==> flow/design.v <==
module gain_block( 
	input signed [11:0] ip_data, 
	input ip_clock, 
	input ip_reset, 
	output [11:0] op_data
); 
	parameter signed [11:0] gain = 12'd1024;
	reg signed [11:0] reg_ip_data; 
	always@(posedge ip_clock or negedge ip_reset) begin 
		if(ip_reset == 1'd0) begin 
			reg_ip_data <= 12'd0;
		end else begin  
			reg_ip_data <= ip_data; 
		end 
	end 
	reg signed [11:0] reg_gain;
	wire signed [23:0] wire_gain; 
	assign wire_gain = reg_ip_data * gain;
	always@(posedge ip_clock or negedge ip_reset) begin 
		if(ip_reset == 1'd0) begin 
			reg_gain <= 12'd0;
		end else begin 
			reg_gain <= wire_gain[23:12]; 
		end 
	end 
	assign op_data = reg_gain; 
endmodule 
module abs_block( 
	input signed [11:0] ip_data,
	input ip_clock,
	input ip_reset,
	output [11:0] op_data
); 
	reg signed [11:0] reg_op_abs; 
	always@(posedge ip_clock or negedge ip_reset) begin 
		if(ip_reset == 1'd0) begin 
			reg_op_abs <= 12'd0;
		end else begin 
			if(ip_data < 12'sd0) begin 
				reg_op_abs <= -ip_data;
			end else begin 
				reg_op_abs <= ip_data; 
			end 
		end 
	end 
	assign op_data = reg_op_abs;
endmodule 
module power_estimation(
	input signed [11:0] ip_data,
	input ip_clock,
	input ip_reset,
	output [11:0] op_data
); 
	reg signed [11:0] reg_delay; 
	always@(posedge ip_clock or negedge ip_reset) begin 
		if(ip_reset == 1'd0) begin 
			reg_delay <= 12'd0;
		end else begin 
			reg_delay <= ip_data; 
		end 
	end 
	reg signed [11:0] reg_delay_2; 
	always@(posedge ip_clock or negedge ip_reset) begin 
		if(ip_reset == 1'd0) begin 
			reg_delay_2 <= 12'd0;
		end else begin 
			reg_delay_2 <= reg_delay; 
		end 
	end 
	reg signed [11:0] reg_delay_3; 
	always@(posedge ip_clock or negedge ip_reset) begin 
		if(ip_reset == 1'd0) begin 
			reg_delay_3 <= 12'd0;
		end else begin 
			reg_delay_3 <= reg_delay_2; 
		end 
	end
	reg signed [11:0] reg_delay_4; 
	always@(posedge ip_clock or negedge ip_reset) begin 
		if(ip_reset == 1'd0) begin 
			reg_delay_4 <= 12'd0;
		end else begin 
			reg_delay_4 <= reg_delay_3; 
		end 
	end
	reg signed [11:0] reg_delay_5; 
	always@(posedge ip_clock or negedge ip_reset) begin 
		if(ip_reset == 1'd0) begin 
			reg_delay_5 <= 12'd0;
		end else begin 
			reg_delay_5 <= reg_delay_4; 
		end 
	end
	reg signed [11:0] reg_delay_6; 
	always@(posedge ip_clock or negedge ip_reset) begin 
		if(ip_reset == 1'd0) begin 
			reg_delay_6 <= 12'd0;
		end else begin 
			reg_delay_6 <= reg_delay_5; 
		end 
	end
	reg signed [11:0] reg_delay_7; 
	always@(posedge ip_clock or negedge ip_reset) begin 
		if(ip_reset == 1'd0) begin 
			reg_delay_7 <= 12'd0;
		end else begin 
			reg_delay_7 <= reg_delay_6; 
		end 
	end
	reg signed [11:0] reg_delay_8; 
	always@(posedge ip_clock or negedge ip_reset) begin 
		if(ip_reset == 1'd0) begin 
			reg_delay_8 <= 12'd0;
		end else begin 
			reg_delay_8 <= reg_delay_7; 
		end 
	end
	reg signed [11:0] reg_delay_9; 
	always@(posedge ip_clock or negedge ip_reset) begin 
		if(ip_reset == 1'd0) begin 
			reg_delay_9 <= 12'd0;
		end else begin 
			reg_delay_9 <= reg_delay_8; 
		end 
	end 
	reg signed [11:0] reg_delay_10; 
	always@(posedge ip_clock or negedge ip_reset) begin 
		if(ip_reset == 1'd0) begin 
			reg_delay_10 <= 12'd0;
		end else begin 
			reg_delay_10 <= reg_delay_9; 
		end 
	end
	reg signed [11:0] reg_delay_11; 
	always@(posedge ip_clock or negedge ip_reset) begin 
		if(ip_reset == 1'd0) begin 
			reg_delay_11 <= 12'd0;
		end else begin 
			reg_delay_11 <= reg_delay_10; 
		end 
	end
	reg signed [11:0] reg_delay_12; 
	always@(posedge ip_clock or negedge ip_reset) begin 
		if(ip_reset == 1'd0) begin 
			reg_delay_12 <= 12'd0;
		end else begin 
			reg_delay_12 <= reg_delay_11; 
		end 
	end
	reg signed [11:0] reg_delay_13; 
	always@(posedge ip_clock or negedge ip_reset) begin 
		if(ip_reset == 1'd0) begin 
			reg_delay_13 <= 12'd0;
		end else begin 
			reg_delay_13 <= reg_delay_12; 
		end 
	end
	reg signed [11:0] reg_delay_14; 
	always@(posedge ip_clock or negedge ip_reset) begin 
		if(ip_reset == 1'd0) begin 
			reg_delay_14 <= 12'd0;
		end else begin 
			reg_delay_14 <= reg_delay_13; 
		end 
	end
	reg signed [11:0] reg_delay_15; 
	always@(posedge ip_clock or negedge ip_reset) begin 
		if(ip_reset == 1'd0) begin 
			reg_delay_15 <= 12'd0;
		end else begin 
			reg_delay_15 <= reg_delay_14; 
		end 
	end
	reg signed [11:0] reg_delay_16; 
	always@(posedge ip_clock or negedge ip_reset) begin 
		if(ip_reset == 1'd0) begin 
			reg_delay_16 <= 12'd0;
		end else begin 
			reg_delay_16 <= reg_delay_15; 
		end 
	end 
	reg signed [11:0] reg_delay_17; 
	always@(posedge ip_clock or negedge ip_reset) begin 
		if(ip_reset == 1'd0) begin 
			reg_delay_17 <= 12'd0;
		end else begin 
			reg_delay_17 <= reg_delay_16; 
		end 
	end 
	reg signed [11:0] reg_delay_18; 
	always@(posedge ip_clock or negedge ip_reset) begin 
		if(ip_reset == 1'd0) begin 
			reg_delay_18 <= 12'd0;
		end else begin 
			reg_delay_18 <= reg_delay_17; 
		end 
	end
	reg signed [11:0] reg_delay_19; 
	always@(posedge ip_clock or negedge ip_reset) begin 
		if(ip_reset == 1'd0) begin 
			reg_delay_19 <= 12'd0;
		end else begin 
			reg_delay_19 <= reg_delay_18; 
		end 
	end 
	reg signed [11:0] reg_delay_20; 
	always@(posedge ip_clock or negedge ip_reset) begin 
		if(ip_reset == 1'd0) begin 
			reg_delay_20 <= 12'd0;
		end else begin 
			reg_delay_20 <= reg_delay_19; 
		end 
	end 
	reg signed [11:0] reg_delay_21; 
	always@(posedge ip_clock or negedge ip_reset) begin 
		if(ip_reset == 1'd0) begin 
			reg_delay_21 <= 12'd0;
		end else begin 
			reg_delay_21 <= reg_delay_20; 
		end 
	end
	reg signed [11:0] reg_delay_22; 
	always@(posedge ip_clock or negedge ip_reset) begin 
		if(ip_reset == 1'd0) begin 
			reg_delay_22 <= 12'd0;
		end else begin 
			reg_delay_22 <= reg_delay_21; 
		end 
	end
	reg signed [11:0] reg_delay_23; 
	always@(posedge ip_clock or negedge ip_reset) begin 
		if(ip_reset == 1'd0) begin 
			reg_delay_23 <= 12'd0;
		end else begin 
			reg_delay_23 <= reg_delay_22; 
		end 
	end
	reg signed [11:0] reg_delay_24; 
	always@(posedge ip_clock or negedge ip_reset) begin 
		if(ip_reset == 1'd0) begin 
			reg_delay_24 <= 12'd0;
		end else begin 
			reg_delay_24 <= reg_delay_23; 
		end 
	end
	reg signed [11:0] reg_delay_25; 
	always@(posedge ip_clock or negedge ip_reset) begin 
		if(ip_reset == 1'd0) begin 
			reg_delay_25 <= 12'd0;
		end else begin 
			reg_delay_25 <= reg_delay_24; 
		end 
	end 
	reg signed [11:0] reg_delay_26; 
	always@(posedge ip_clock or negedge ip_reset) begin 
		if(ip_reset == 1'd0) begin 
			reg_delay_26 <= 12'd0;
		end else begin 
			reg_delay_26 <= reg_delay_25; 
		end 
	end 
	reg signed [11:0] reg_delay_27; 
	always@(posedge ip_clock or negedge ip_reset) begin 
		if(ip_reset == 1'd0) begin 
			reg_delay_27 <= 12'd0;
		end else begin 
			reg_delay_27 <= reg_delay_26; 
		end 
	end
	reg signed [11:0] reg_delay_28; 
	always@(posedge ip_clock or negedge ip_reset) begin 
		if(ip_reset == 1'd0) begin 
			reg_delay_28 <= 12'd0;
		end else begin 
			reg_delay_28 <= reg_delay_27; 
		end 
	end 
	reg signed [11:0] reg_delay_29; 
	always@(posedge ip_clock or negedge ip_reset) begin 
		if(ip_reset == 1'd0) begin 
			reg_delay_29 <= 12'd0;
		end else begin 
			reg_delay_29 <= reg_delay_28; 
		end 
	end 
	reg signed [11:0] reg_delay_30; 
	always@(posedge ip_clock or negedge ip_reset) begin 
		if(ip_reset == 1'd0) begin 
			reg_delay_30 <= 12'd0;
		end else begin 
			reg_delay_30 <= reg_delay_29; 
		end 
	end 
	reg signed [11:0] reg_delay_31; 
	always@(posedge ip_clock or negedge ip_reset) begin 
		if(ip_reset == 1'd0) begin 
			reg_delay_31 <= 12'd0;
		end else begin 
			reg_delay_31 <= reg_delay_30; 
		end 
	end 
	reg signed [11:0] reg_sum; 
	wire signed [15:0] wire_sum; 
	assign wire_sum = (ip_data + reg_delay + reg_delay_2 + reg_delay_3 + reg_delay_4 + reg_delay_5 + reg_delay_6 + reg_delay_7 + reg_delay_8 + reg_delay_9 + reg_delay_10
						 + reg_delay_11 + reg_delay_12 + reg_delay_13 + reg_delay_14 + reg_delay_15 + reg_delay_16 + reg_delay_17 + reg_delay_18 + reg_delay_19 + reg_delay_20 
						 + reg_delay_21 + reg_delay_22 + reg_delay_23 + reg_delay_24 + reg_delay_25 + reg_delay_26 + reg_delay_27 + reg_delay_28 + reg_delay_29 + reg_delay_30 + reg_delay_31);
	always@(posedge ip_clock or negedge ip_reset) begin 
		if(ip_reset == 1'd0) begin 
			reg_sum <= 12'd0;
		end else begin 
			reg_sum <= wire_sum[15:4]; 
		end 
	end 
	assign op_data = reg_sum;
endmodule 
module gain_error( 
	input signed [11:0] ip_data, 
	input ip_clock, 
	input ip_reset, 
	output [11:0] op_data
); 
	parameter signed [11:0] reference = 12'd2048; 
	wire signed [11:0] wire_error;  
	reg signed [11:0] reg_error;
	assign wire_error = reference - ip_data;
	always@(posedge ip_clock or negedge ip_reset) begin 
		if(ip_reset == 1'd0) begin 
			reg_error <= 12'd0;
		end else begin 
			reg_error <= wire_error;
		end 
	end 
	assign op_data = reg_error; 
endmodule 
module accumulator( 
	input signed [11:0] ip_data, 
	input ip_clock, 
	input ip_reset, 
	output [11:0] op_data
);  
	reg signed [15:0] reg_sum; 
	reg [4:0] reg_counter;
	always@(posedge ip_clock or negedge ip_reset) begin 
		if(ip_reset == 1'd0) begin 
			reg_sum <= 16'd0; 
			reg_counter <= 5'd0;
		end else begin 
			if(reg_counter == 5'd31) begin 
				reg_sum <= reg_sum;
			end else begin 
				reg_sum <= reg_sum + ip_data; 
			end 
			reg_counter <= reg_counter + 4'd1;
		end 
	end 
	assign op_data = reg_sum[15:4]; 
endmodule 
module product_block(
	input signed [11:0] ip_data, 
	input signed [11:0] ip_data_2,
	input ip_clock, 
	input ip_reset,
	output [11:0] op_data
); 
	reg signed [11:0] reg_product; 
	wire signed [23:0] wire_product; 
	assign wire_product = ip_data * ip_data_2;
	always@(posedge ip_clock or negedge ip_reset) begin 
		if(ip_reset == 1'd0) begin 
			reg_product <= 12'd0;
		end else begin 
			reg_product <= wire_product[23:12]; 
		end 
	end
	assign op_data = reg_product;
endmodule 
module agc_ref_correction(
	input signed [11:0] ip_data, 
	input ip_clock,
	input ip_reset, 
	output [11:0] op_data
); 
	wire signed [11:0] get_op_gain; 
	gain_block gain_block_inst( 
		.ip_data(ip_data), 
		.ip_clock(ip_clock), 
		.ip_reset(ip_reset), 
		.op_data(get_op_gain)
	); 
	wire signed [11:0] get_op_abs; 
	abs_block abs_block_inst(
		.ip_data(get_op_gain), 
		.ip_clock(ip_clock), 
		.ip_reset(ip_reset), 
		.op_data(get_op_abs)
	); 
	wire signed [11:0] get_op_power_est; 
	power_estimation power_estimation_inst( 
		.ip_data(get_op_abs), 
		.ip_clock(ip_clock), 
		.ip_reset(ip_reset), 
		.op_data(get_op_power_est)
	); 
	wire signed [11:0] get_op_gain_error; 
	gain_error gain_error_inst( 
		.ip_data(get_op_power_est), 
		.ip_clock(ip_clock), 
		.ip_reset(ip_reset), 
		.op_data(get_op_gain_error)
	);
	wire signed [11:0] get_op_acc;  
	accumulator accumulator_inst(
		.ip_data(get_op_gain_error), 
		.ip_clock(ip_clock), 
		.ip_reset(ip_reset), 
		.op_data(get_op_acc)
	);
	wire signed [11:0] get_op_product; 
	product_block product_block_inst( 
		.ip_data(ip_data), 
		.ip_data_2(get_op_acc),
		.ip_clock(ip_clock), 
		.ip_reset(ip_reset), 
		.op_data(get_op_product)
	); 
	assign op_data = get_op_product;
endmodule 
* Tool chain data of agc_ref_correction
The steps from the RTL of agc_ref_correction to its reports follow in flow order. Line numbers count from 1 in the design file above. Operators carry their Yosys type and port widths (W data, S select, Z words). Library cell names are shortened. Not given: -
Inputs: top agc_ref_correction, clock input ip_clock, cell library sky130hd, corner tt_025C_1v80

* Word level
Yosys after proc, flatten, opt, wreduce and memory -nomap, before mapping. Enables and synchronous resets that opt folds into registers are not counted as muxes. Memory bits, and registers merged into a memory's read port (data or address), are not among the register bits. Print and check cells are not counted. Equal cells are merged and count once.
Cells by class: multiply operators 1, eq/ne operators 1, magnitude comparators 1, multiplexer cells 1, add/sub/neg operators 35
Operator list (number):
- $add A16 B12 Y16 | 31
- $mul A12 B12 Y24 | 1
- $add A12 B12 Y13 | 1
- $neg A10 Y12 | 1
- $sub A12 B12 Y12 const A | 1
- $mux W12 | 1
- $lt A10 B1 Y1 const B | 1
- $add A5 B1 Y5 const B | 1
- $eq A5 B5 Y1 const B | 1
Storage and ports: output and inout bits 12, cells after elaboration 78, bits of input ports 14, register bits 463

* Longest topological paths
Depth = most cells in a row (Yosys ltp): at word level without a register or memory, in the mapped netlist without a sequential cell, where the memories' decode and read muxes count.
Depth: depth in word-level cells 31, ABC_AREA 0, depth in mapped cells 30, gate-level depth less buffers 30

* Netlist
Yosys stat after the flow's synthesis: flattened, memories mapped to cells. It holds for the ABC_AREA given above (unset counts as 0); a run with the other value may have another netlist. Totals and module areas in this step are rounded.
Synthesis totals: cell count 2200, mapped area 28220 um^2, area of sequential cells 11540 um^2, flip-flop cells 461
Cells by type (number):
- dfrtp_1 | 461
- fa_1 | 501
- inv_1 | 624
- ha_1 | 107
- xnor2_1 | 59
- nand2_1 | 119
- and2_1 | 44
- nor2_1 | 40
- xor2_1 | 17
- nand2b_1 | 20
- o21ai_0 | 25
- clkbuf_1 | 29
- a21oi_1 | 20
- nor3_1 | 19
- and3_1 | 12
- nor2b_1 | 9
- o41ai_4 | 2
- nand3_1 | 10
Not listed: further types 40, cells in them 82. The figures by module come from a second, unflattened synthesis with its own total; it is not the netlist above.
Second synthesis, totals: cell total of the unflattened synthesis 2208, area (unflattened synthesis) 28340 um^2
Rows give one instance, submodules left out.
By module:
- (name not given) | area 19750 um^2, sequential area 9609 um^2, instances 1, cells 1343
- (name not given) | area 5445 um^2, sequential area 300.3 um^2, instances 1, cells 590
- accumulator | area 1588 um^2, sequential area 525.5 um^2, instances 1, cells 171
- abs_block | area 523.0 um^2, sequential area 300.3 um^2, instances 1, cells 42
- gain_error | area 516.7 um^2, sequential area 300.3 um^2, instances 1, cells 40
- gain_block | area 515.5 um^2, sequential area 500.5 um^2, instances 1, cells 22
- agc_ref_correction | area 0.0 um^2, sequential area 0.0 um^2, instances 1, cells 0

* Path before layout
Source: OpenSTA report_checks on the synthesized netlist (no wires, ideal clock, input and output delay 20% of the period each), path of least setup slack; recovery checks are left aside. Register names are those of the netlist, which keeps one name where synthesis merged equal registers.
Timing post-synthesis: path kind register -> register, start point register abs_block_inst.reg_op_abs[1], end point register (no name shown), path slack 3.012 ns, path delay 6.989 ns, clock period 10.0 ns, stages 28, arrival time 6.909 ns, time at the first pin 0.000 ns, library setup time 0.080 ns, synthesis period reached 6.988 ns
"path delay" is the arrival time less input delay plus setup time. "stages": output pins that drive a net of the path, with the launching flip-flop's if there is one; two outputs of one cell count as two. "synthesis period reached" is the clock period less the worst setup slack; recovery checks do not enter. This is arithmetic on one report: input and output delays are still those of the set period (20% each). The rows between start and end are the longest chain of elaborated cells between them; the timing report does not say that the signal goes this way. Where chains are equally long, one stands for them. A line is the first line of the expression or statement that the cell stems from. Yosys adds cells for indexed reads and writes and turns some case tables into memories. A register here has more assigning lines than the two given.
Between the ends, post-synthesis: cells stage by stage dfrtp_1 > ha_1 > a21o_1 > a21oi_1 > nand2b_1 > a21boi_0 > or3_1 > a31oi_1 > xnor2_1 > fa_1 > inv_1 > fa_1 > fa_1 > fa_1 > fa_1 > fa_1 > inv_1 > fa_1 > fa_1 > ha_1 > and2_1 > o21ai_0 > nand3_1 > nand2_1 > o21ai_1 > o21a_1 > nor2_1 > xnor2_1, length of the longest elaborated chain 31, elaborated cells on any way between the ends 31, source lines of those cells 1, classes of those cells add/sub: 31
RTL lines, path post-synthesis:
- from (decl) | RTL line 34 | reg signed [11:0] reg_op_abs;
- from (assign) | RTL line 40 | reg_op_abs <= -ip_data;
- from (assign) | RTL line 42 | reg_op_abs <= ip_data;
- $add A12 B12 Y13 | RTL line 304 | assign wire_sum = (ip_data + reg_delay + reg_delay_2 + reg_delay_3 + reg_delay_4 + reg_delay_5 + reg_delay_6 + ...
- $add A16 B12 Y16 (30 in a row) | RTL line 304
- to (assign) | RTL line 309 | reg_sum <= 12'd0;
- to (assign) | RTL line 311 | reg_sum <= wire_sum[15:4];
- to (decl) | RTL line 302 | reg signed [11:0] reg_sum;

* Path in the finished layout
Path of least setup slack in the final report of entry A (OpenROAD, finished layout, wires in). Where an end is a register, its clock arrival counts in the times.
Timing after layout: path kind register -> register, start point register abs_block_inst.reg_op_abs[1], end point register (no name shown), time at the first pin 0.61 ns, clock period 10.0 ns, library setup time 0.11 ns, arrival time 8.73 ns, stages 27, path slack 1.77 ns
The rows between start and end are the longest chain of elaborated cells between them; the timing report does not say that the signal goes this way. Where chains are equally long, one stands for them. A register here has more assigning lines than the two given.
Between the ends, after layout: cells stage by stage dfrtp_1 > ha_1 > a21o_1 > a21oi_1 > nand2b_1 > a21boi_0 > nor2_1 > xnor2_1 > fa_1 > inv_1 > fa_1 > fa_1 > fa_1 > fa_1 > fa_1 > fa_1 > fa_1 > inv_1 > ha_1 > or3_1 > o2111ai_1 > nand3_1 > nand2_1 > o21ai_1 > o21a_1 > nor2_1 > xnor2_1, length of the longest elaborated chain 31, elaborated cells on any way between the ends 31, source lines of those cells 1, classes of those cells add/sub: 31
RTL lines, path after layout:
- from (decl) | RTL line 34 | reg signed [11:0] reg_op_abs;
- from (assign) | RTL line 40 | reg_op_abs <= -ip_data;
- from (assign) | RTL line 42 | reg_op_abs <= ip_data;
- $add A12 B12 Y13 | RTL line 304 | assign wire_sum = (ip_data + reg_delay + reg_delay_2 + reg_delay_3 + reg_delay_4 + reg_delay_5 + reg_delay_6 + ...
- $add A16 B12 Y16 (30 in a row) | RTL line 304
- to (assign) | RTL line 309 | reg_sum <= 12'd0;
- to (assign) | RTL line 311 | reg_sum <= wire_sum[15:4];
- to (decl) | RTL line 302 | reg signed [11:0] reg_sum;

Top module agc_ref_correction; platform sky130hd; tools Yosys and OpenROAD; 3 stored runs in no particular order. Input and output delays are each 20% of the period that was set; the output load is 0.01 pF.
"clock period achieved": clock period set for the run, less the worst setup slack. It is reckoned from that one timing run; input and output delays stay at 20% of the period that was set.
By "critical setup path time" is meant the share of the clock period that the worst setup path is allowed (20% is reserved at inputs, 20% at outputs), minus its slack. Clock arrival times at its registers enter into it.
Measured values are rounded.

[entry A] flow files
==> flow/run.sh <==
#!/bin/bash
# the make line also repeats the synthesis and layout settings of config.mk as NAME=value (left out here)
make -C /OpenROAD-flow-scripts/flow DESIGN_CONFIG=/design/flow/config.mk WORK_HOME=/design/flow/orfs CLKGATE_MAP_FILE= finish
==> flow/config.mk <==
export PLATFORM = sky130hd
export DESIGN_NAME = agc_ref_correction
export DESIGN_NICKNAME = agc_ref_correction
export VERILOG_FILES = /design/flow/design.v
export SDC_FILE = /design/flow/constraint.sdc
export NUM_CORES = 4
export LEC_CHECK = 0
export CAP_MARGIN = 15
export CELL_PAD_IN_SITES_DETAIL_PLACEMENT = 2
export CELL_PAD_IN_SITES_GLOBAL_PLACEMENT = 2
export CORE_MARGIN = 4
export CORE_UTILIZATION = 40
export CTS_CLUSTER_SIZE = 37
export GPL_TIMING_DRIVEN = 0
export MAX_ROUTING_LAYER = met5
export PLACE_DENSITY_LB_ADDON = 0.29
export SLEW_MARGIN = 10
==> flow/constraint.sdc <==
create_clock -name core_clock -period 10.0 [get_ports {ip_clock}]
set_input_delay 2.0000 -clock core_clock [delete_from_list [all_inputs] [get_ports {ip_clock}]]
set_output_delay 2.0000 -clock core_clock [all_outputs]
set_load 0.01 [all_outputs]

[entry A] result: total negative slack on setup checks 0.000 ns; clock period achieved 8.235 ns; full die area 74880 um^2; utilization after layout 0.451; setup slack of the worst path 1.765 ns; critical setup path time 8.23 ns; kind of the worst setup path register -> register; chip area in the Yosys report 28220 um^2

[entry B] flow files
==> flow/run.sh <==
#!/bin/bash
# the make line also repeats the synthesis and layout settings of config.mk as NAME=value (left out here)
make -C /OpenROAD-flow-scripts/flow DESIGN_CONFIG=/design/flow/config.mk WORK_HOME=/design/flow/orfs CLKGATE_MAP_FILE= finish
==> flow/config.mk <==
export PLATFORM = sky130hd
export DESIGN_NAME = agc_ref_correction
export DESIGN_NICKNAME = agc_ref_correction
export VERILOG_FILES = /design/flow/design.v
export SDC_FILE = /design/flow/constraint.sdc
export NUM_CORES = 4
export LEC_CHECK = 0
export CAP_MARGIN = 0
export CELL_PAD_IN_SITES_DETAIL_PLACEMENT = 1
export CORE_ASPECT_RATIO = 0.55
export CORE_MARGIN = 5
export CORE_UTILIZATION = 40
export CTS_CLUSTER_DIAMETER = 275
export MAX_ROUTING_LAYER = met5
export PLACE_DENSITY_LB_ADDON = 0.04
export SETUP_SLACK_MARGIN = 0.97
export SLEW_MARGIN = 20
export TNS_END_PERCENT = 15
==> flow/constraint.sdc <==
create_clock -name core_clock -period 10.0 [get_ports {ip_clock}]
set_input_delay 2.0000 -clock core_clock [delete_from_list [all_inputs] [get_ports {ip_clock}]]
set_output_delay 2.0000 -clock core_clock [all_outputs]
set_load 0.01 [all_outputs]

[entry B] result: setup slack of the worst path 1.971 ns; utilization after layout 0.447; clock period achieved 8.029 ns; critical setup path time 8.03 ns; kind of the worst setup path register -> register; chip area in the Yosys report 28220 um^2; total negative slack on setup checks 0.000 ns; full die area 76210 um^2

[entry C] flow files
==> flow/run.sh <==
#!/bin/bash
# the make line also repeats the synthesis and layout settings of config.mk as NAME=value (left out here)
make -C /OpenROAD-flow-scripts/flow DESIGN_CONFIG=/design/flow/config.mk WORK_HOME=/design/flow/orfs CLKGATE_MAP_FILE= finish
==> flow/config.mk <==
export PLATFORM = sky130hd
export DESIGN_NAME = agc_ref_correction
export DESIGN_NICKNAME = agc_ref_correction
export VERILOG_FILES = /design/flow/design.v
export SDC_FILE = /design/flow/constraint.sdc
export NUM_CORES = 4
export LEC_CHECK = 0
export CAP_MARGIN = 20
export CORE_MARGIN = 2
export CORE_UTILIZATION = 40
export PLACE_DENSITY = 0.6
export SLEW_MARGIN = 20
==> flow/constraint.sdc <==
create_clock -name core_clock -period 10.0 [get_ports {ip_clock}]
set_input_delay 2.0000 -clock core_clock [delete_from_list [all_inputs] [get_ports {ip_clock}]]
set_output_delay 2.0000 -clock core_clock [all_outputs]
set_load 0.01 [all_outputs]

[entry C] result: chip area in the Yosys report 28220 um^2; utilization after layout 0.448; full die area 72700 um^2; critical setup path time 7.85 ns; kind of the worst setup path register -> register; clock period achieved 7.845 ns; setup slack of the worst path 2.155 ns; total negative slack on setup checks 0.000 ns
